==> flow/design.v <==
module fullAdder(input logic a,b,cin,
					  output logic out,cout);
	assign out = (a ^ b) ^ cin;
	assign cout = ( b & cin) | (a & b) | (a & cin);
endmodule
module nBitsADD #(parameter N=32)
					  (input logic [N-1:0] a,b,
					   input logic cin,
					   output logic [N-1:0] out,
					   output logic overflow,cout);
	logic [N-1:0] carry;  
   genvar i;
   generate 
		for(i=0;i<N;i=i+1)
			begin: generateNbitAdder
				if(i==0)
					fullAdder f(a[0],b[0],cin,out[0],carry[0]); 
				else
					fullAdder f(a[i],b[i],carry[i-1],out[i],carry[i]);
			end
   endgenerate
	assign cout = carry[N-1];
	assign overflow = (carry[N-1] ^ carry[N-2]) | 1'b0;  
endmodule 
module Register #(parameter N=32)
					  (input logic [N-1:0] in,
						input logic clk, rst, enable,
						output logic [N-1:0] out);
	always_ff @ (posedge clk) begin
		if (rst) out<={N{1'b0}};
		else if (enable) out<=in;
		else out<=out;
	end	
endmodule 
module mux4 #(parameter N=32)
				 (input logic [N-1:0]in0,in1,in2,in3,in4,in5,in6,in7,in8,in9,in10,in11,in12,in13,in14,in15,
				  input logic [3:0] sel,
				  output logic [N-1:0]out);
	assign out=(sel == 4'b0)? in0 : (sel == 4'b1)? in1 : (sel == 4'b10)? in2 : (sel == 4'b11)? in3 :
				  (sel == 4'b100)? in4 : (sel == 4'b101)? in5 : (sel == 4'b110)? in6 : (sel == 4'b111)? in7 :
				  (sel == 4'b1000)? in8 : (sel == 4'b1001)? in9 : (sel == 4'b1010)? in10 : (sel == 4'b1011)? in11 :
				  (sel == 4'b1100)? in12 : (sel == 4'b1101)? in13 : (sel == 4'b1110)? in14 : in15;				
endmodule
module nBitsAND #(parameter N=32)
					  (input logic [N-1:0]a,b,
						output logic [N-1:0]out);
	assign out = a & b;
endmodule 
module nBitsOR #(parameter N=32)
					 (input logic [N-1:0]a,b,
					  output logic [N-1:0]out);
	assign out = a | b;
endmodule 
module nBitsNOT #(parameter N=32)
					  (input logic [N-1:0]a,
						output logic [N-1:0]out);
	assign out = ~a;
endmodule 
module nBitsC2 #(parameter N=32)
					 (input logic [N-1:0]a,
					  output logic [N-1:0]out);
	assign out = (~a) + 1'b1;
endmodule 
module nBitsShift	#(parameter N=32)
						 (input logic [N-1:0] a,
						  input logic [N-1:0]shamt,
						  input logic sel,  
						  output logic [N-1:0] out);
	logic [N-1:0] outIzq, outDer;
	assign outDer = a>>shamt;		
	assign outIzq = a<<shamt;
	assign out = (sel == 1'b0) ? outDer : outIzq;
endmodule
module ALU #(parameter N=32)
				(input logic [N-1:0] a, b,
				 input logic [3:0] sel,
				 output logic z, n, v,  
				 output logic [N-1:0] result);
	logic [N-1:0] outAND, outOR, outADD, selB, outC2, outShift, nLO, nHI, Ra, Rb;
	logic HI, LO, selShift, cout; 
	assign HI = 1'b1;
	assign LO = 1'b0;
	assign nLO = {N{LO}};
	assign nHI = {N{HI}};
	assign selShift = (sel == 4'b11) ? HI : LO;  
	assign selB = (sel == 4'b1) ? Rb : outC2;  
	assign n = result[N-1];
	assign z = (result == nLO) ? 1'b1 : 1'b0;
	assign Ra = (sel != 4'b1001)? a : b;
	assign Rb = (sel != 4'b1001)? b : a;
	nBitsAND #(N) AND (Ra, Rb, outAND);
	nBitsADD #(N) ADD (Ra, selB, LO, outADD, v, cout);
	nBitsOR #(N) OR (Ra, Rb, outOR);
	nBitsC2 #(N) C2 (Rb, outC2);
	nBitsShift #(N) SHIFT (Ra, Rb, selShift, outShift);
	mux4 #(N) MUX (nLO, outADD, outADD, outShift, outShift, outAND, outOR, Rb, Ra, outADD, nHI, nHI, nHI, nHI, nHI, nHI,
						sel, result);
endmodule
module AverageUnit #(parameter N=32)
						  (input logic [N-1:0] pixel,
							output logic [N-1:0] out);
	logic [9:0] outADD1, outADD2, etapa1, etapa2, etapa3;
	nBitsADD #(10) ADD1 ({2'b0,pixel[7:0]},{2'b0,pixel[15:8]},1'b0,outADD1);
	nBitsADD #(10) ADD2 ({2'b0,pixel[23:16]}, outADD1, 1'b0, outADD2);
	nBitsADD #(10) ADD3 (outADD2, outADD2>>2'b10, 1'b0, etapa1);
	nBitsADD #(10) ADD4 (etapa1, etapa1>>3'b100, 1'b0, etapa2);
	nBitsADD #(10) ADD5 (etapa2, etapa2>>4'b1000, 1'b0, etapa3);
	assign out = etapa3>>2'b10;
endmodule 
module UmbralUnit #(parameter N=32)
						 (input logic [N-1:0] pixel,
						  input logic [N-1:0] umbral,
						  output logic  out);
	assign out = (pixel[7:0]>=umbral)? 1 : 0;
endmodule 
module PAU #(parameter N=32)
				(input logic [N-1:0] pix, umbral,
				 input logic sel,
				 output logic [N-1:0] out);
	logic [N-1:0] outProm, outUmb;
	logic umb;
	AverageUnit #(N) Prom (pix, outProm);
	UmbralUnit #(N) Umb (pix, umbral, umb);
	assign outUmb = {{(N-1){1'b0}}, umb};  
	assign out = (sel)?  outUmb : outProm;  
endmodule 
module mux3 #(parameter N=32)
				 (input logic [N-1:0] in1, in2, in3, in4, in5, in6, in7, in8,
				  input logic [2:0] sel,
				  output logic [N-1:0] out);
	assign out = (sel == 3'b0) ? in1 : (sel == 3'b1) ? in2 : (sel == 3'b10) ? in3 : (sel == 3'b11) ? in4 : 
					 (sel == 3'b100) ? in5 : (sel == 3'b101) ? in6 : (sel == 3'b110) ? in7 : in8;
endmodule
module ConditionalUnit (input logic z, v, n, enable1, enable2, clk, rst,  
								input logic [2:0] cond,  
								output logic out);  
	logic [2:0] regMem, regFlags;
	logic outCond;
	assign regFlags[0]=z;
	assign regFlags[1]=v;
	assign regFlags[2]=n;
	Register #(3) REG (regFlags, clk, rst, enable1, regMem);
	mux3 #(1) MUX (regMem[0] & 1'b1,  
					 ~(regMem[0] ^ 1'b0),  
					 ~(regMem[2] ^ regMem[1]),  
						regMem[2] ^ regMem[1],  
					 ~(regMem[0] ^ 1'b0) & ~(regMem[2] ^ regMem[1]),  
						(regMem[0] & 1'b1) | (regMem[2] ^ regMem[1]),  
						1'b0,  
						1'b1,  
						cond, outCond);
	assign out = (enable2) ? outCond : 1'b0 ;
endmodule 
module ControlUnit(input logic [9:0] InstHeader,
						 output logic RnSrc, ImmSrc, RsSrc, ResultSrc, IOFlag, PAUOp, ImmExt, FlagWrite, ALUSrc, BranchInst, MemWrite, RegWrite, MemPWrite,
						 output logic [3:0] ALUControl,
						 output logic [2:0] CondFlag,
						 output logic [1:0] MemToReg);
	always_comb begin
		if (InstHeader[6:5] == 2'b0) begin  
			if (InstHeader[4]) begin  
				if(InstHeader[3:0] == 4'b1) begin  
					RnSrc = 1'b0;
					ImmSrc = 1'b0;
					ImmExt = 1'b1;
					RegWrite = 1'b1;
					RsSrc = 1'b0;
					PAUOp = 1'b0;
					FlagWrite = 1'b0;
					ALUSrc = 1'b1;
					BranchInst = 1'b0;
					ALUControl = 4'b10;
					CondFlag = InstHeader[9:7];  
					ResultSrc = 1'b0;
					MemWrite = 1'b0;
					MemPWrite = 1'b0;
					IOFlag = 1'b0;
					MemToReg = 2'b1;
				end
				else if(InstHeader[3:0] == 4'b10) begin  
					RnSrc = 1'b0;
					ImmSrc = 1'b0;
					ImmExt = 1'b1;
					RegWrite = 1'b1;
					RsSrc = 1'b0;
					PAUOp = 1'b0;
					FlagWrite = 1'b0;
					ALUSrc = 1'b1;
					BranchInst = 1'b0;
					ALUControl = 4'b1;
					CondFlag = InstHeader[9:7];  
					ResultSrc = 1'b0;
					MemWrite = 1'b0;
					MemPWrite = 1'b0;
					IOFlag = 1'b0;
					MemToReg = 2'b1;
				end
				else if(InstHeader[3:0] == 4'b11) begin 
					RnSrc = 1'b0;
					ImmSrc = 1'b0;
					ImmExt = 1'b1;
					RegWrite = 1'b1;
					RsSrc = 1'b0;
					PAUOp = 1'b0;
					FlagWrite = 1'b0;
					ALUSrc = 1'b1;
					BranchInst = 1'b0;
					ALUControl = 4'b0111;
					CondFlag = InstHeader[9:7];  
					ResultSrc = 1'b0;
					MemWrite = 1'b0;
					MemPWrite = 1'b0;
					IOFlag = 1'b0;
					MemToReg = 2'b01;
				end
				else if(InstHeader[3:0] == 4'b110) begin 
					RnSrc = 1'b0;
					ImmSrc = 1'b0;
					ImmExt = 1'b0;
					RegWrite = 1'b1;
					RsSrc = 1'b0;
					PAUOp = 1'b0;
					FlagWrite = 1'b0;
					ALUSrc = 1'b1;
					BranchInst = 1'b0;
					ALUControl = 4'b110;
					CondFlag = InstHeader[9:7];  
					ResultSrc = 1'b0;
					MemWrite = 1'b0;
					MemPWrite = 1'b0;
					IOFlag = 1'b0;
					MemToReg = 2'b1;
				end
				else if(InstHeader[3:0] == 4'b111) begin 
					RnSrc = 1'b1;
					ImmSrc = 1'b0;
					ImmExt = 1'b1;
					RegWrite = 1'b0;
					RsSrc = 1'b0;
					PAUOp = 1'b0;
					FlagWrite = 1'b1;
					ALUSrc = 1'b1;
					BranchInst = 1'b0;
					ALUControl = 4'b10;
					CondFlag = InstHeader[9:7];  
					ResultSrc = 1'b0;
					MemWrite = 1'b0;
					MemPWrite = 1'b0;
					IOFlag = 1'b0;
					MemToReg = 2'b01;
				end
				else if(InstHeader[3:0] == 4'b1000) begin 
					RnSrc = 1'b0;
					ImmSrc = 1'b0;
					ImmExt = 1'b0;
					RegWrite = 1'b1;
					RsSrc = 1'b0;
					PAUOp = 1'b0;
					FlagWrite = 1'b0;
					ALUSrc = 1'b1;
					BranchInst = 1'b0;
					ALUControl = 4'b11;
					CondFlag = InstHeader[9:7];  
					ResultSrc = 1'b0;
					MemWrite = 1'b0;
					MemPWrite = 1'b0;
					IOFlag = 1'b0;
					MemToReg = 2'b1;
				end
				else if(InstHeader[3:0] == 4'b1001) begin 
					RnSrc = 1'b0;
					ImmSrc = 1'b0;
					ImmExt = 1'b0;
					RegWrite = 1'b1;
					RsSrc = 1'b0;
					PAUOp = 1'b0;
					FlagWrite = 1'b0;
					ALUSrc = 1'b1;
					BranchInst = 1'b0;
					ALUControl = 4'b100;
					CondFlag = InstHeader[9:7];  
					ResultSrc = 1'b0;
					MemWrite = 1'b0;
					MemPWrite = 1'b0;
					IOFlag = 1'b0;
					MemToReg = 2'b1;
				end
				else begin 
					RnSrc = 1'b0;
					ImmSrc = 1'b0;
					ImmExt = 1'b0;
					RegWrite = 1'b0;
					RsSrc = 1'b0;
					PAUOp = 1'b0;
					FlagWrite = 1'b0;
					ALUSrc = 1'b0;
					BranchInst = 1'b0;
					ALUControl = 4'b0;
					CondFlag = 3'b0;
					ResultSrc = 1'b0;
					MemWrite = 1'b0;
					MemPWrite = 1'b0;
					IOFlag = 1'b0;
					MemToReg = 2'b0;
				end
			end
			else begin  
				if(InstHeader[3:0] == 4'b1) begin  
					RnSrc = 1'b0;
					ImmSrc = 1'b0;
					ImmExt = 1'b0;
					RegWrite = 1'b1;
					RsSrc = 1'b0;
					PAUOp = 1'b0;
					FlagWrite = 1'b0;
					ALUSrc = 1'b0;
					BranchInst = 1'b0;
					ALUControl = 4'b10;
					CondFlag = InstHeader[9:7];  
					ResultSrc = 1'b0;
					MemWrite = 1'b0;
					MemPWrite = 1'b0;
					IOFlag = 1'b0;
					MemToReg = 2'b1;
				end
				else if(InstHeader[3:0] == 4'b10) begin  
					RnSrc = 1'b0;
					ImmSrc = 1'b0;
					ImmExt = 1'b0;
					RegWrite = 1'b1;
					RsSrc = 1'b0;
					PAUOp = 1'b0;
					FlagWrite = 1'b0;
					ALUSrc = 1'b0;
					BranchInst = 1'b0;
					ALUControl = 4'b1;
					CondFlag = InstHeader[9:7];  
					ResultSrc = 1'b0;
					MemWrite = 1'b0;
					MemPWrite = 1'b0;
					IOFlag = 1'b0;
					MemToReg = 2'b1;
				end
				else if (InstHeader[3:0] == 4'b11) begin  
					RnSrc = 1'b0;
					ImmSrc = 1'b0;
					ImmExt = 1'b0;
					RegWrite = 1'b1;
					RsSrc = 1'b1;
					PAUOp = 1'b0;
					FlagWrite = 1'b0;
					ALUSrc = 1'b0;
					BranchInst = 1'b0;
					ALUControl = 4'b1000;
					CondFlag = InstHeader[9:7];  
					ResultSrc = 1'b0;
					MemWrite = 1'b0;
					MemPWrite = 1'b0;
					IOFlag = 1'b0;
					MemToReg = 2'b01;
				end
				else if (InstHeader[3:0] == 4'b110) begin  
					RnSrc = 1'b0;
					ImmSrc = 1'b0;
					ImmExt = 1'b0;
					RegWrite = 1'b1;
					RsSrc = 1'b0;
					PAUOp = 1'b0;
					FlagWrite = 1'b0;
					ALUSrc = 1'b0;
					BranchInst = 1'b0;
					ALUControl = 4'b110;
					CondFlag = InstHeader[9:7];  
					ResultSrc = 1'b0;
					MemWrite = 1'b0;
					MemPWrite = 1'b0;
					IOFlag = 1'b0;
					MemToReg = 2'b1;
				end
				else if (InstHeader[3:0] == 4'b111) begin  
					RnSrc = 1'b0;
					ImmSrc = 1'b0;
					ImmExt = 1'b0;
					RegWrite = 1'b0;
					RsSrc = 1'b1;
					PAUOp = 1'b0;
					FlagWrite = 1'b1;
					ALUSrc = 1'b0;
					BranchInst = 1'b0;
					ALUControl = 4'b1001;
					CondFlag = InstHeader[9:7];  
					ResultSrc = 1'b0;
					MemWrite = 1'b0;
					MemPWrite = 1'b0;
					IOFlag = 1'b0;
					MemToReg = 2'b0;
				end
				else if (InstHeader[3:0] == 4'b1000) begin  
					RnSrc = 1'b0;
					ImmSrc = 1'b0;
					ImmExt = 1'b0;
					RegWrite = 1'b1;
					RsSrc = 1'b0;
					PAUOp = 1'b0;
					FlagWrite = 1'b0;
					ALUSrc = 1'b0;
					BranchInst = 1'b0;
					ALUControl = 4'b11;
					CondFlag = InstHeader[9:7];  
					ResultSrc = 1'b0;
					MemWrite = 1'b0;
					MemPWrite = 1'b0;
					IOFlag = 1'b0;
					MemToReg = 2'b1;
				end
				else if (InstHeader[3:0] == 4'b1001) begin  
					RnSrc = 1'b0;
					ImmSrc = 1'b0;
					ImmExt = 1'b0;
					RegWrite = 1'b1;
					RsSrc = 1'b0;
					PAUOp = 1'b0;
					FlagWrite = 1'b0;
					ALUSrc = 1'b0;
					BranchInst = 1'b0;
					ALUControl = 4'b100;
					CondFlag = InstHeader[9:7];  
					ResultSrc = 1'b0;
					MemWrite = 1'b0;
					MemPWrite = 1'b0;
					IOFlag = 1'b0;
					MemToReg = 2'b1;
				end
				else if (InstHeader[3:0] == 4'b1010) begin  
					RnSrc = 1'b0;
					ImmSrc = 1'b0;
					ImmExt = 1'b0;
					RegWrite = 1'b1;
					RsSrc = 1'b0;
					PAUOp = 1'b0;
					FlagWrite = 1'b0;
					ALUSrc = 1'b0;
					BranchInst = 1'b0;
					ALUControl = 4'b0;
					CondFlag = InstHeader[9:7];  
					ResultSrc = 1'b1;
					MemWrite = 1'b0;
					MemPWrite = 1'b0;
					IOFlag = 1'b0;
					MemToReg = 2'b1;
				end
				else if (InstHeader[3:0] == 4'b1011) begin  
					RnSrc = 1'b0;
					ImmSrc = 1'b0;
					ImmExt = 1'b0;
					RegWrite = 1'b1;
					RsSrc = 1'b0;
					PAUOp = 1'b1;
					FlagWrite = 1'b0;
					ALUSrc = 1'b0;
					BranchInst = 1'b0;
					ALUControl = 4'b0;
					CondFlag = InstHeader[9:7];  
					ResultSrc = 1'b1;
					MemWrite = 1'b0;
					MemPWrite = 1'b0;
					IOFlag = 1'b0;
					MemToReg = 2'b1;
				end
				else begin  
					RnSrc = 1'b0;
					ImmSrc = 1'b0;
					ImmExt = 1'b0;
					RegWrite = 1'b0;
					RsSrc = 1'b0;
					PAUOp = 1'b0;
					FlagWrite = 1'b0;
					ALUSrc = 1'b0;
					BranchInst = 1'b0;
					ALUControl = 4'b0;
					CondFlag = 3'b0;
					ResultSrc = 1'b0;
					MemWrite = 1'b0;
					MemPWrite = 1'b0;
					IOFlag = 1'b0;
					MemToReg = 2'b0;
				end
			end
		end
		else if(InstHeader[6:5] == 2'b1) begin  
			if (InstHeader[4:3] == 2'b0) begin  
				RnSrc = 1'b0;
				ImmSrc = 1'b0;
				ImmExt = 1'b1;
				RegWrite = 1'b0;
				RsSrc = 1'b1;
				PAUOp = 1'b0;
				FlagWrite = 1'b0;
				ALUSrc = 1'b1;
				BranchInst = 1'b0;
				ALUControl = 4'b1;
				CondFlag = 3'b0;
				ResultSrc = 1'b0;
				MemWrite = 1'b1;
				MemPWrite = 1'b0;
				IOFlag = 1'b0;
				MemToReg = 2'b0;
			end
			else if (InstHeader[4:3] == 2'b1) begin  
				RnSrc = 1'b0;
				ImmSrc = 1'b0;
				ImmExt = 1'b0;
				RegWrite = 1'b1;
				RsSrc = 1'b1;
				PAUOp = 1'b0;
				FlagWrite = 1'b0;
				ALUSrc = 1'b0;
				BranchInst = 1'b0;
				ALUControl = 4'b1000;
				CondFlag = InstHeader[9:7];  
				ResultSrc = 1'b0;
				MemWrite = 1'b0;
				MemPWrite = 1'b0;
				IOFlag = 1'b0;
				MemToReg = 2'b10;
			end
			else if (InstHeader[4:3] == 2'b10) begin  
				RnSrc = 1'b0;
				ImmSrc = 1'b0;
				ImmExt = 1'b0;
				RegWrite = 1'b0;
				RsSrc = 1'b1;
				PAUOp = 1'b0;
				FlagWrite = 1'b0;
				ALUSrc = 1'b0;
				BranchInst = 1'b0;
				ALUControl = 4'b1000;
				CondFlag = InstHeader[9:7];  
				ResultSrc = 1'b0;
				MemWrite = 1'b0;
				MemPWrite = 1'b1;
				IOFlag = 1'b0;
				MemToReg = 2'b1;
			end
			else if (InstHeader[4:3] == 2'b11) begin  
				RnSrc = 1'b0;
				ImmSrc = 1'b0;
				ImmExt = 1'b1;
				RegWrite = 1'b1;
				RsSrc = 1'b1;
				PAUOp = 1'b0;
				FlagWrite = 1'b0;
				ALUSrc = 1'b1;
				BranchInst = 1'b0;
				ALUControl = 4'b1;
				CondFlag = InstHeader[9:7];  
				ResultSrc = 1'b0;
				MemWrite = 1'b0;
				MemPWrite = 1'b0;
				IOFlag = 1'b0;
				MemToReg = 2'b0;
			end
			else begin  
				RnSrc = 1'b0;
				ImmSrc = 1'b0;
				ImmExt = 1'b0;
				RegWrite = 1'b0;
				RsSrc = 1'b0;
				PAUOp = 1'b0;
				FlagWrite = 1'b0;
				ALUSrc = 1'b0;
				BranchInst = 1'b0;
				ALUControl = 4'b0;
				CondFlag = 3'b0;
				ResultSrc = 1'b0;
				MemWrite = 1'b0;
				MemPWrite = 1'b0;
				IOFlag = 1'b0;
				MemToReg = 2'b0;
			end
		end
		else if (InstHeader[6:5] == 2'b10) begin  
			RnSrc = 1'b0;
			ImmSrc = 1'b1;
			ImmExt = 1'b0;
			RegWrite = 1'b0;
			RsSrc = 1'b0;
			PAUOp = 1'b0;
			FlagWrite = 1'b0;
			ALUSrc = 1'b1;
			BranchInst = 1'b1;
			ALUControl = 4'b111;
			CondFlag = InstHeader[9:7];
			ResultSrc = 1'b0;
			MemWrite = 1'b0;
			MemPWrite = 1'b0;
			IOFlag = 1'b0;
			MemToReg = 2'b1;
		end
		else begin  
			RnSrc = 1'b0;
			ImmSrc = 1'b0;
			ImmExt = 1'b0;
			RegWrite = 1'b0;
			RsSrc = 1'b0;
			PAUOp = 1'b0;
			FlagWrite = 1'b0;
			ALUSrc = 1'b0;
			BranchInst = 1'b0;
			ALUControl = 4'b0;
			CondFlag = 3'b0;
			ResultSrc = 1'b0;
			MemWrite = 1'b0;
			MemPWrite = 1'b0;
			IOFlag = 1'b0;
			MemToReg = 2'b0;
		end
	end 
endmodule 
module Extend (input logic [26:0] imm,
					input logic ImmSrc, ImmExt,
					output logic [31:0] ExtImm);
	logic [31:0] ext14, ext27;
	assign ext14 = (ImmExt) ? { {18{ imm[13] }} , imm[13:0]} : { {18{ 1'b0 }} , imm[13:0]};  
	assign ext27 = (ImmExt) ? { {5{ imm[26] }} , imm} : { {5{ 1'b0 }} , imm };  
	assign ExtImm = (ImmSrc) ? ext27 : ext14;
endmodule 
module RegisterFile #(parameter N=4, M=32)
			(input logic clk,
			input logic rst,
			input logic WE3,
			input logic [N-1:0] A1,
			input logic [N-1:0] A2,
			input logic [N-1:0] A3,
			input logic [M-1:0] WD3,
			input logic [M-1:0] R15,
			output logic [M-1:0] RD1,
			output logic [M-1:0] RD2);
logic [31:0]rf[16];  
logic [31:0] rd1f, rd2f;
always_ff@(posedge clk)
	if (rst) begin
		for (int k = 0; k < 16; k++) rf[k] <= 32'b0;
	end
	else if (WE3) rf[A3] <= WD3;
	assign rd1f = (WE3 && A3 == A1) ? WD3 : rf[A1];
	assign rd2f = (WE3 && A3 == A2) ? WD3 : rf[A2];
	assign RD1 = (A1==4'b1111)? R15:rd1f;
	assign RD2 = (A1==4'b1111)? R15:rd2f;
endmodule
module Fetch #(parameter N = 32)
              (input  logic clk, rst, PCsrc,
		  		   input  logic [N-1:0] PCalu,
				   input  logic [N-1:0] imem_rdata,
				   output logic [N-1:0] inst,
					output logic [N-1:0] PCout);
	logic [N-1:0] PCin, PCplus1;
	Register #(N) PC (PCin, clk, rst, 1'b1, PCout);
	nBitsADD #(N) Sumador (PCout, 32'b1, 1'b0, PCplus1);
	assign inst = imem_rdata;  
	assign PCin = (PCsrc)? PCalu : PCplus1;
endmodule
module Decode #(parameter N=32)
					(input logic [N-1:0] inst, PC, DataWrite,
					 input logic [3:0] Rd,
					 input logic clk, rst, RegWrite,
					 output logic [N-1:0] Ra, Rb, ExtImm,
					 output logic [3:0] RdOut,
					 output logic MemPWrite, RegWriteOut, MemWrite, BranchInst, ALUSrc, FlagWrite, PAUOp, IOFlag, ResultSrc,
					 output logic [3:0] ALUControl,
					 output logic [2:0] CondFlag,
					 output logic [1:0] MemToReg);
	logic RnSrc, ImmSrc, RsSrc, ImmExt;
	logic [3:0] A1, A2;
	logic [26:0] ImmMux;
	ControlUnit UnidadControl (inst[31:22], RnSrc, ImmSrc, RsSrc, ResultSrc, IOFlag, PAUOp, ImmExt, FlagWrite, ALUSrc, 
										BranchInst, MemWrite, RegWriteOut, MemPWrite, ALUControl, CondFlag, MemToReg);
	RegisterFile #(4, N) BancoRegistro (clk, rst, RegWrite, A1, A2, Rd,	DataWrite, PC, Ra, Rb);
	Extend Extension (ImmMux, ImmSrc, ImmExt, ExtImm);
	assign ImmMux = (ImmSrc) ? inst[26:0] : { {13{1'b0}},inst[13:0]};
	assign A1 = (RnSrc) ? inst[17:14] : inst[21:18];
	assign A2 = (RsSrc) ? inst[17:14] : inst[13:10];
	assign RdOut = inst[17:14];
endmodule 
module Execute #(parameter N=32)
					(input logic MemPWrite, RegWrite, MemWrite, BranchInst, ALUSrc, FlagWrite, PAUOp, IOFlag, ResultSrc, clk, rst,
					 input logic [1:0] MemToReg,
					 input logic [3:0] ALUControl,
					 input logic [2:0] CondFlag,
					 input logic [31:0] Ra, Rb, ExtIm,
					 input logic [3:0] Rd,
					 output logic PCSrc, RegWriteOut, MemWriteOut, MemPWriteOut, IOFlagOut,
					 output logic [1:0] MemToRegOut,
					 output logic [N-1:0] ALUResult, WriteData, 
					 output logic [3:0] RdOut);
	logic z, v, n, enable2, condi;
	logic [31:0] ALUOut, APUout, RbMux;
	assign MemPWriteOut = MemPWrite;
	assign MemToRegOut = MemToReg;
	assign MemWriteOut = MemWrite;
	assign IOFlagOut = IOFlag;
	assign RdOut = Rd;
	assign WriteData = Rb;
	assign enable2 = BranchInst | RegWrite;  
	assign RegWriteOut = condi & RegWrite;  
	assign PCSrc = condi & BranchInst;  
	ConditionalUnit UniCondicion (z, v, n, FlagWrite, enable2, clk, rst, CondFlag, condi);
	ALU #(32) ALUnit (Ra, RbMux, ALUControl, z, n, v, ALUOut);
	PAU #(32) PAUnit (Ra, Rb,PAUOp, APUout);
	assign RbMux = (ALUSrc) ? ExtIm : Rb;
	assign ALUResult = (ResultSrc) ? APUout : ALUOut;
endmodule 
module MemoryStage #(parameter N = 32) 
						  (input logic clk, MEMWrite, MemPWrite, PCSrc, RegWrite, IOFlag,
							input logic [1:0] MemToReg,
							input logic [N-1:0] address, WriteData,
							input logic [3:0] RdIn,
							input logic [N-1:0] dmem_rdata,
							input logic [1:0] pmem_rdata,
							output logic [N-1:0] ReadDataDataMem, ReadDataPixMem, ALUresultOut,
							output logic [3:0]  RdOut,
							output logic PCSrcOut, RegWriteOut, IOFlagOut,
							output logic [1:0] MemToRegOut);
	assign ReadDataDataMem = dmem_rdata;
	assign ReadDataPixMem = {{(N-2){1'b0}}, pmem_rdata};
	assign ALUresultOut = address;
	assign RdOut = RdIn;
	assign PCSrcOut = PCSrc;
	assign RegWriteOut = RegWrite;
	assign IOFlagOut = IOFlag;
	assign MemToRegOut = MemToReg;
endmodule
module WriteBack #(parameter N=32)
						(input logic PCSrc, RegWrite, IOFlag,
						 input logic [1:0] MemToReg,
						 input logic [N-1:0] IOIn, ReadData, ReadDataP, ALUOut, 
						 input logic [3:0] Rd,
						 output logic [N-1:0] OutData, 
						 output logic [3:0] RdOut,
						 output logic PCSrcOut, RegWriteOut);
	logic [N-1:0] Result;
	assign Result = (MemToReg == 2'b0) ? ReadData : (MemToReg == 2'b1) ? ALUOut : (MemToReg == 2'b10) ? ReadDataP : 32'b0;
	assign OutData = (IOFlag) ? IOIn : Result;
	assign PCSrcOut = PCSrc;
	assign RegWriteOut = RegWrite;
	assign RdOut = Rd;
endmodule   
module ArquitecturaHybridARMIPS(input logic clk, reset,
										  output logic [31:0] imem_addr,
										  input logic [31:0] imem_rdata,
										  output logic [31:0] mem_addr,
										  output logic dmem_we,
										  output logic [31:0] dmem_wdata,
										  input logic [31:0] dmem_rdata,
										  output logic pmem_we,
										  output logic [1:0] pmem_wdata,
										  input logic [1:0] pmem_rdata,
										  output logic rf_we,
										  output logic [3:0] rf_waddr,
										  output logic [31:0] rf_wdata);
	logic enable;
	logic [31:0] inDE, PC, DataWrite, PCalu, IOIn, outFE;
	logic [3:0] Rd;
	logic PCSrc, RegWrite;
	logic [117:0] outDE, inEXE;
	logic [74:0] outEXE, inMEM;
	logic [104:0] outMEM, inWB;
	assign enable = 1'b1;
	assign IOIn = 32'b0;
	assign imem_addr = PC;
	assign mem_addr = inMEM[31:0];
	assign dmem_we = inMEM[72];
	assign dmem_wdata = inMEM[63:32];
	assign pmem_we = inMEM[73];
	assign pmem_wdata = inMEM[33:32];
	assign rf_we = RegWrite;
	assign rf_waddr = Rd;
	assign rf_wdata = DataWrite;
	Fetch #(32) IF (clk, reset, PCSrc,
		  		   DataWrite,
				   imem_rdata,
				   outFE, PC);
	Decode #(32) DE (inDE, PC, DataWrite,
					 Rd,
					 clk, reset, RegWrite,
					 outDE[95:64], outDE[63:32], outDE[31:0],  
					 outDE[99:96],  
					 outDE[100], outDE[101], outDE[102], outDE[103], outDE[104],  
					 outDE[105], outDE[106], outDE[107], outDE[108],   
					 outDE[112:109],  
					 outDE[115:113],  
					 outDE[117:116]);  
	Execute #(32) EXE (inEXE[100], inEXE[101], inEXE[102], inEXE[103], inEXE[104],  
					  inEXE[105], inEXE[106], inEXE[107], inEXE[108],  
					  clk, reset,
					  inEXE[117:116],  
					  inEXE[112:109],  
					  inEXE[115:113],  
					  inEXE[95:64], inEXE[63:32], inEXE[31:0],  
					  inEXE[99:96],  
					  outEXE[70], outEXE[71], outEXE[72], outEXE[73], outEXE[74],  
					  outEXE[69:68],  
					  outEXE[31:0], outEXE[63:32],  
					  outEXE[67:64]);  
	MemoryStage #(32) MEM (clk,
							inMEM[72], inMEM[73], inMEM[70], inMEM[71], inMEM[74],  
							inMEM[69:68],  
							inMEM[31:0], inMEM[63:32],  
							inMEM[67:64],  
							dmem_rdata, pmem_rdata,
							outMEM[31:0], outMEM[63:32], outMEM[95:64],  
							outMEM[99:96],  
							outMEM[102], outMEM[103], outMEM[104],  
							outMEM[101:100]);  
	WriteBack #(32) WB (inWB[102], inWB[103], inWB[104],  
						 inWB[101:100],  
						 IOIn, inWB[31:0], inWB[63:32], inWB[95:64],  
						 inWB[99:96],  
						 DataWrite, 
						 Rd,
						 PCSrc, RegWrite);
	Register #(32) IF_DE (outFE, clk, reset, enable, inDE);
	Register #(118) DE_EXE (outDE, clk, reset, enable, inEXE);
	Register #(75) EXE_MEM (outEXE, clk, reset, enable, inMEM);
	Register #(105) MEM_WB (outMEM, clk, reset, enable, inWB);
endmodule
Tool chain data of ArquitecturaHybridARMIPS --
What the tools print for ArquitecturaHybridARMIPS, step after step. Line numbers count from 1 in the design file above. Operators: Yosys type, input widths -> output width; for muxes data width and select width s. Cell names lack the library's common part. A cell with - has no value.
Set-up: design top ArquitecturaHybridARMIPS, clock clk, standard-cell library sky130hd, library corner tt_025C_1v80

Word level --
Source: Yosys, flattened and elaborated, memories not mapped. Widths are those after wreduce. Registers that Yosys merges into a memory's read port (data or address) are not register bits. Print and check cells do not count. Memory sizes are those after Yosys's memory passes, which may raise the word count (mostly to a power of two), join words into wider ones and drop unused or constant bits.
Word-level totals: register bits after elaboration 332, word-level cells 757, output and inout port bits 137, bits in writable memories 512, bits of input ports 68, memories 1
Operators by class: mux-type cells 175, reduce/logical cells 13, shift operators 2, bitwise operators 518, order comparisons 1, add/subtract/negate cells 1, equal/unequal tests 35
Memory list:
- DE.BancoRegistro.rf | depth 16, bits a word 32, line 639 | logic [31:0]rf[16];
Operators with widths (number):
- $mux 32 | 28
- $and 1x1->1 | 225
- $xor 1x1->1 | 167
- $or 1x1->1 | 118
- $mux 1 | 93
- $mux 4 | 21
- $mux 3 | 26
- $add 32x1->32 const B | 1
- $and 32x32->32 | 1
- $or 32x32->32 | 1
- $shl 32x32->32 | 1
- $shr 32x32->32 | 1
- $not 32->32 | 1
- $logic_not 32->1 | 1
- $ge 8x32->1 | 1
- $eq 4x4->1 const B | 7
- $mux 27 | 1
- $eq 4x3->1 const B | 6
- $eq 4x2->1 const B | 4
- $reduce_or 11->1 | 1
- $reduce_or 10->1 | 1
- $mux 2 | 5
- $eq 3x3->1 const B | 3
- $eq 2x2->1 const B | 4
- $eq 4x1->1 const B | 2
- $eq 4x4->1 | 2
- $mux 8 | 1
- $eq 2x1->1 const B | 3
Other operator kinds: 11; their cells: 19.

Logic depth --
Longest topological path by Yosys (ltp), each cell counted once; first at word level (registers and memories cut), then after technology mapping (sequential cells cut; the memories' decode and read muxes count).
Logic depth: depth in word-level cells 109, ABC_AREA 0, mapped depth 54, mapped depth without buffers 48

After synthesis --
The flow's flattened synthesis, as Yosys stat reports it; memories are mapped. The netlist is that of the ABC_AREA named above (0 if unset); the other value can give another one.
Synthesis totals: sequential part of the area 21941.0 sq um, buffer cells 575, mapped flip-flops 840, cells in the netlist 5322, cell area after synthesis 49884.1 sq um
Cells by type:
- edfxtp_1 | number 512, area in all 1.54E+04 sq um
- dfxtp_1 | number 328, area in all 6.57E+03 sq um
- mux4_2 | number 147, area in all 3.31E+03 sq um
- nor2_1 | number 796, area in all 2.99E+03 sq um
- nand2_1 | number 754, area in all 2.83E+03 sq um
- mux2i_1 | number 198, area in all 1.98E+03 sq um
- clkbuf_1 | number 346, area in all 1.3E+03 sq um
- a21oi_1 | number 239, area in all 1.2E+03 sq um
- fa_1 | number 58, area in all 1.16E+03 sq um
- nor2b_1 | number 169, area in all 1.06E+03 sq um
- a311oi_1 | number 102, area in all 893.357 sq um
- nand3_1 | number 175, area in all 875.84 sq um
- buf_4 | number 111, area in all 833.299 sq um
- ha_1 | number 59, area in all 738.208 sq um
- a211oi_1 | number 97, area in all 728.198 sq um
- o21ai_0 | number 135, area in all 675.648 sq um
- a31oi_1 | number 92, area in all 575.552 sq um
- mux2_2 | number 45, area in all 506.736 sq um
Other cell types: 72; their cells: 959. The figures by module come from a second, unflattened synthesis with its own total; it is not the netlist above.
Second synthesis, totals: cell total of the unflattened synthesis 5757, area total of the unflattened synthesis 61799.3 sq um
Rows give one instance, submodules left out.
Modules:
- RegisterFile | times used 1, sequential area 15374.7 sq um, area 27654.0 sq um, cells 1820
- mux4 (N=32) | times used 1, sequential area 0.0 sq um, area 5861.9 sq um, cells 900
- nBitsShift (N=32) | times used 1, sequential area 0.0 sq um, area 4349.2 sq um, cells 607
- Register (N=118) | times used 1, sequential area 2362.3 sq um, area 4156.5 sq um, cells 380
- Register (N=105) | times used 1, sequential area 2102.0 sq um, area 3756.1 sq um, cells 339
- Register (N=75) | times used 1, sequential area 1501.4 sq um, area 2716.4 sq um, cells 242
- Register (N=32) | times used 2, sequential area 640.6 sq um, area 1163.6 sq um, cells 103
- fullAdder | times used 114, sequential area 0.0 sq um, area 20.0 sq um, cells 1
- Execute (N=32) | times used 1, sequential area 0.0 sq um, area 1415.1 sq um, cells 116
- ALU (N=32) | times used 1, sequential area 0.0 sq um, area 1366.3 sq um, cells 295
- WriteBack (N=32) | times used 1, sequential area 0.0 sq um, area 1282.5 sq um, cells 123
- Fetch (N=32) | times used 1, sequential area 0.0 sq um, area 792.0 sq um, cells 70
- MemoryStage (N=32) | times used 1, sequential area 0.0 sq um, area 792.0 sq um, cells 106
- nBitsC2 (N=32) | times used 1, sequential area 0.0 sq um, area 655.6 sq um, cells 91
Modules not listed: 14.

Timing after synthesis --
Source: OpenSTA report_checks on the synthesized netlist (no wires, ideal clock, input and output delay 20% of the period each), path of least setup slack; recovery checks are left aside. Register names are those of the netlist, which keeps one name where synthesis merged equal registers.
Timing path post-synthesis: kind register -> register, from register DE_EXE.out[104], to register EXE.UniCondicion.REG.out[0], buffers on the path 6, arrival 14.475 ns, data required time 13.941 ns, stages 54, delay of the path 14.534 ns, path slack -0.534 ns, setup time 0.059 ns, time at the first pin 0.000 ns, clock period 14.0 ns, synthesis period reached 14.534 ns
"delay of the path" = arrival - input delay + setup time. "stages": output pins that drive a net of the path, with the launching flip-flop's if there is one; two outputs of one cell count as two. "synthesis period reached" is the clock period less the worst setup slack; recovery checks do not enter. This is arithmetic on one report: input and output delays are still those of the set period (20% each). Between the ends stands the longest chain of elaborated cells between them, by number of cells; it is not shown to be the way that was timed. Of several equally long chains one is given. A line is the first line of the expression or statement that the cell stems from. Yosys adds cells for indexed reads and writes and turns some case tables into memories. A register here has more assigning lines than the two given.
Between the ends, post-synthesis: cells stage by stage dfxtp_1 buf_6 mux2_2 buf_2 mux2i_4 buf_2 buf_2 buf_4 buf_2 nor2_1 xnor2_1 fa_1 inv_1 fa_1 fa_1 fa_1 inv_1 fa_1 [... 18 more ...] fa_1 fa_1 fa_1 fa_1 fa_1 fa_1 fa_1 fa_1 inv_1 fa_1 fa_1 o221ai_1 o21ai_0 a41o_1 a31oi_1 nand4_1 nor4_1 a31o_1, length of the longest elaborated chain 109, elaborated cells on any way between the ends 237, RTL lines with such cells 16, those cells by class add/sub (1); shift (2); mux (16); logic (217); reduce/logical (1)
Ends and longest elaborated chain, post-synthesis:
- start, declared | line 28 | output logic [N-1:0] out);
- start, assigned | line 31 | else if (enable) out<=in;
- start, assigned | line 32 | else out<=out;
- $mux 32 | line 710 | assign RbMux = (ALUSrc) ? ExtIm : Rb;
- $mux 32 | line 90 | assign Rb = (sel != 4'b1001)? b : a;
- $not 32->32 | line 62 | assign out = (~a) + 1'b1;
- $add 32x1->32 | line 62
- $mux 32 | line 86 | assign selB = (sel == 4'b1) ? Rb : outC2;
- $and 1x1->1 (2 in a row) | line 4 | assign cout = ( b & cin) | (a & b) | (a & cin);
- $or 1x1->1 (2 in a row) | line 4
- [... 85 more ...]
- $or 1x1->1 (2 in a row) | line 4
- $xor 1x1->1 | line 3 | assign out = (a ^ b) ^ cin;
- $mux 32 (2 in a row) | line 41 | (sel == 4'b1000)? in8 : (sel == 4'b1001)? in9 : (sel == 4'b1010)? in10 : (sel == 4'b1011)? in11 :
- $mux 32 (4 in a row) | line 40 | (sel == 4'b100)? in4 : (sel == 4'b101)? in5 : (sel == 4'b110)? in6 : (sel == 4'b111)? in7 :
- $mux 32 (4 in a row) | line 39 | assign out=(sel == 4'b0)? in0 : (sel == 4'b1)? in1 : (sel == 4'b10)? in2 : (sel == 4'b11)? in3 :
- $logic_not 32->1 | line 88 | assign z = (result == nLO) ? 1'b1 : 1'b0;
- $mux 1 | line 88
- end, assigned | line 31
- end, assigned | line 32
- end, declared | line 28

Path in the finished layout --
From the final timing report of run 1: the path of least setup slack in the routed layout; clock arrival at registers is part of the times.
Timing path after layout: kind register -> register, from register DE_EXE.out[111], to register EXE.UniCondicion.REG.out[0], data required time 8.42 ns, path slack -5.19 ns, arrival 13.61 ns, buffers on the path 1, time at the first pin 0.77 ns, clock period 7.71 ns, stages 49, setup time 0.05 ns
Between the ends stands the longest chain of elaborated cells between them, by number of cells; it is not shown to be the way that was timed. Of several equally long chains one is given. A register here has more assigning lines than the two given.
Between the ends, after layout: cells stage by stage dfxtp_1 buf_4 or2_2 nor2_2 nor2_4 xnor2_2 fa_2 inv_2 fa_2 fa_2 fa_2 inv_2 fa_2 inv_2 fa_2 fa_2 inv_2 fa_2 [... 13 more ...] fa_2 fa_2 fa_2 fa_2 fa_2 fa_2 fa_2 fa_2 inv_2 fa_2 fa_1 o221ai_2 o21ai_1 a41o_1 a31oi_1 nand4_1 nor4_1 a31o_1, length of the longest elaborated chain 109, elaborated cells on any way between the ends 248, those cells by class add/sub (1); eq/ne (10); shift (2); mux (16); logic (217); reduce/logical (2)
Ends and longest elaborated chain, after layout:
- start, declared | line 28 | output logic [N-1:0] out);
- start, assigned | line 31 | else if (enable) out<=in;
- start, assigned | line 32 | else out<=out;
- $ne 4x4->1 | line 90 | assign Rb = (sel != 4'b1001)? b : a;
- $mux 32 | line 90
- $not 32->32 | line 62 | assign out = (~a) + 1'b1;
- $add 32x1->32 | line 62
- $mux 32 | line 86 | assign selB = (sel == 4'b1) ? Rb : outC2;
- $and 1x1->1 (2 in a row) | line 4 | assign cout = ( b & cin) | (a & b) | (a & cin);
- $or 1x1->1 (2 in a row) | line 4
- [... 85 more ...]
- $or 1x1->1 (2 in a row) | line 4
- $xor 1x1->1 | line 3 | assign out = (a ^ b) ^ cin;
- $mux 32 (2 in a row) | line 41 | (sel == 4'b1000)? in8 : (sel == 4'b1001)? in9 : (sel == 4'b1010)? in10 : (sel == 4'b1011)? in11 :
- $mux 32 (4 in a row) | line 40 | (sel == 4'b100)? in4 : (sel == 4'b101)? in5 : (sel == 4'b110)? in6 : (sel == 4'b111)? in7 :
- $mux 32 (4 in a row) | line 39 | assign out=(sel == 4'b0)? in0 : (sel == 4'b1)? in1 : (sel == 4'b10)? in2 : (sel == 4'b11)? in3 :
- $logic_not 32->1 | line 88 | assign z = (result == nLO) ? 1'b1 : 1'b0;
- $mux 1 | line 88
- end, assigned | line 31
- end, assigned | line 32
- end, declared | line 28

Record of 3 stored runs of the RTL-to-layout flow on ArquitecturaHybridARMIPS, platform sky130hd. The runs are unordered. Constraints: input delay and output delay 20% of the set period each, output load 0.01 pF.
"period achieved" = clock period - worst setup slack. The figure is calculated, with input and output delays left at 20% of the set period.

[run 1] flow files
==> flow/run.sh <==
#!/bin/bash
# the make line also repeats the synthesis and layout settings of config.mk as NAME=value (left out here)
make -C /OpenROAD-flow-scripts/flow DESIGN_CONFIG=/design/flow/config.mk WORK_HOME=/design/flow/orfs CLKGATE_MAP_FILE= finish
==> flow/config.mk <==
export PLATFORM = sky130hd
export DESIGN_NAME = ArquitecturaHybridARMIPS
export DESIGN_NICKNAME = ArquitecturaHybridARMIPS
export VERILOG_FILES = /design/flow/design.v
export SDC_FILE = /design/flow/constraint.sdc
export NUM_CORES = 4
export LEC_CHECK = 0
export ABC_AREA = 0
export CAP_MARGIN = 20
export CELL_PAD_IN_SITES_DETAIL_PLACEMENT = 1
export CORE_MARGIN = 5
export CORE_UTILIZATION = 18
export CTS_CLUSTER_DIAMETER = 73
export MAX_ROUTING_LAYER = met4
export PLACE_DENSITY_LB_ADDON = 0.08
export SETUP_SLACK_MARGIN = -0.66
export SLEW_MARGIN = 20
==> flow/constraint.sdc <==
create_clock -name core_clock -period 7.71 [get_ports {clk}]
set_input_delay 1.5420 -clock core_clock [delete_from_list [all_inputs] [get_ports {clk}]]
set_output_delay 1.5420 -clock core_clock [all_outputs]
set_load 0.01 [all_outputs]

[run 1] result: chip area in the Yosys report 49884.1 sq um; die outline area 287763.0 sq um; standard-cell area after layout 62273.5 sq um; lowest setup slack -5.194 ns; setup total negative slack -62.959 ns; period achieved 12.904 ns

[run 2] flow files
==> flow/run.sh <==
#!/bin/bash
# the make line also repeats the synthesis and layout settings of config.mk as NAME=value (left out here)
make -C /OpenROAD-flow-scripts/flow DESIGN_CONFIG=/design/flow/config.mk WORK_HOME=/design/flow/orfs CLKGATE_MAP_FILE= finish
==> flow/config.mk <==
export PLATFORM = sky130hd
export DESIGN_NAME = ArquitecturaHybridARMIPS
export DESIGN_NICKNAME = ArquitecturaHybridARMIPS
export VERILOG_FILES = /design/flow/design.v
export SDC_FILE = /design/flow/constraint.sdc
export NUM_CORES = 4
export LEC_CHECK = 0
export ABC_AREA = 1
export CAP_MARGIN = 40
export CELL_PAD_IN_SITES_DETAIL_PLACEMENT = 1
export CORE_ASPECT_RATIO = 1.42
export CORE_MARGIN = 2
export CORE_UTILIZATION = 40
export CTS_CLUSTER_DIAMETER = 307
export GPL_ROUTABILITY_DRIVEN = 0
export HOLD_SLACK_MARGIN = 0.2
export MAX_ROUTING_LAYER = met4
export MIN_ROUTING_LAYER = met2
export PLACE_DENSITY = 0.83
export SLEW_MARGIN = 0
export TNS_END_PERCENT = 90
==> flow/constraint.sdc <==
create_clock -name core_clock -period 15.9 [get_ports {clk}]
set_input_delay 3.1800 -clock core_clock [delete_from_list [all_inputs] [get_ports {clk}]]
set_output_delay 3.1800 -clock core_clock [all_outputs]
set_load 0.01 [all_outputs]

[run 2] result: not finished: routing ended with error GRT-0116

[run 3] flow files
==> flow/run.sh <==
#!/bin/bash
# the make line also repeats the synthesis and layout settings of config.mk as NAME=value (left out here)
make -C /OpenROAD-flow-scripts/flow DESIGN_CONFIG=/design/flow/config.mk WORK_HOME=/design/flow/orfs CLKGATE_MAP_FILE= finish
==> flow/config.mk <==
export PLATFORM = sky130hd
export DESIGN_NAME = ArquitecturaHybridARMIPS
export DESIGN_NICKNAME = ArquitecturaHybridARMIPS
export VERILOG_FILES = /design/flow/design.v
export SDC_FILE = /design/flow/constraint.sdc
export NUM_CORES = 4
export LEC_CHECK = 0
export CAP_MARGIN = 20
export CORE_MARGIN = 5
export CORE_UTILIZATION = 40
export HOLD_SLACK_MARGIN = 0.16
export SLEW_MARGIN = 20
==> flow/constraint.sdc <==
create_clock -name core_clock -period 13.0 [get_ports {clk}]
set_input_delay 2.6000 -clock core_clock [delete_from_list [all_inputs] [get_ports {clk}]]
set_output_delay 2.6000 -clock core_clock [all_outputs]
set_load 0.01 [all_outputs]

[run 3] result: chip area in the Yosys report 49884.1 sq um; die outline area 131874.0 sq um; standard-cell area after layout 56285.2 sq um; lowest setup slack -0.013 ns; setup total negative slack -0.013 ns; period achieved 13.013 ns
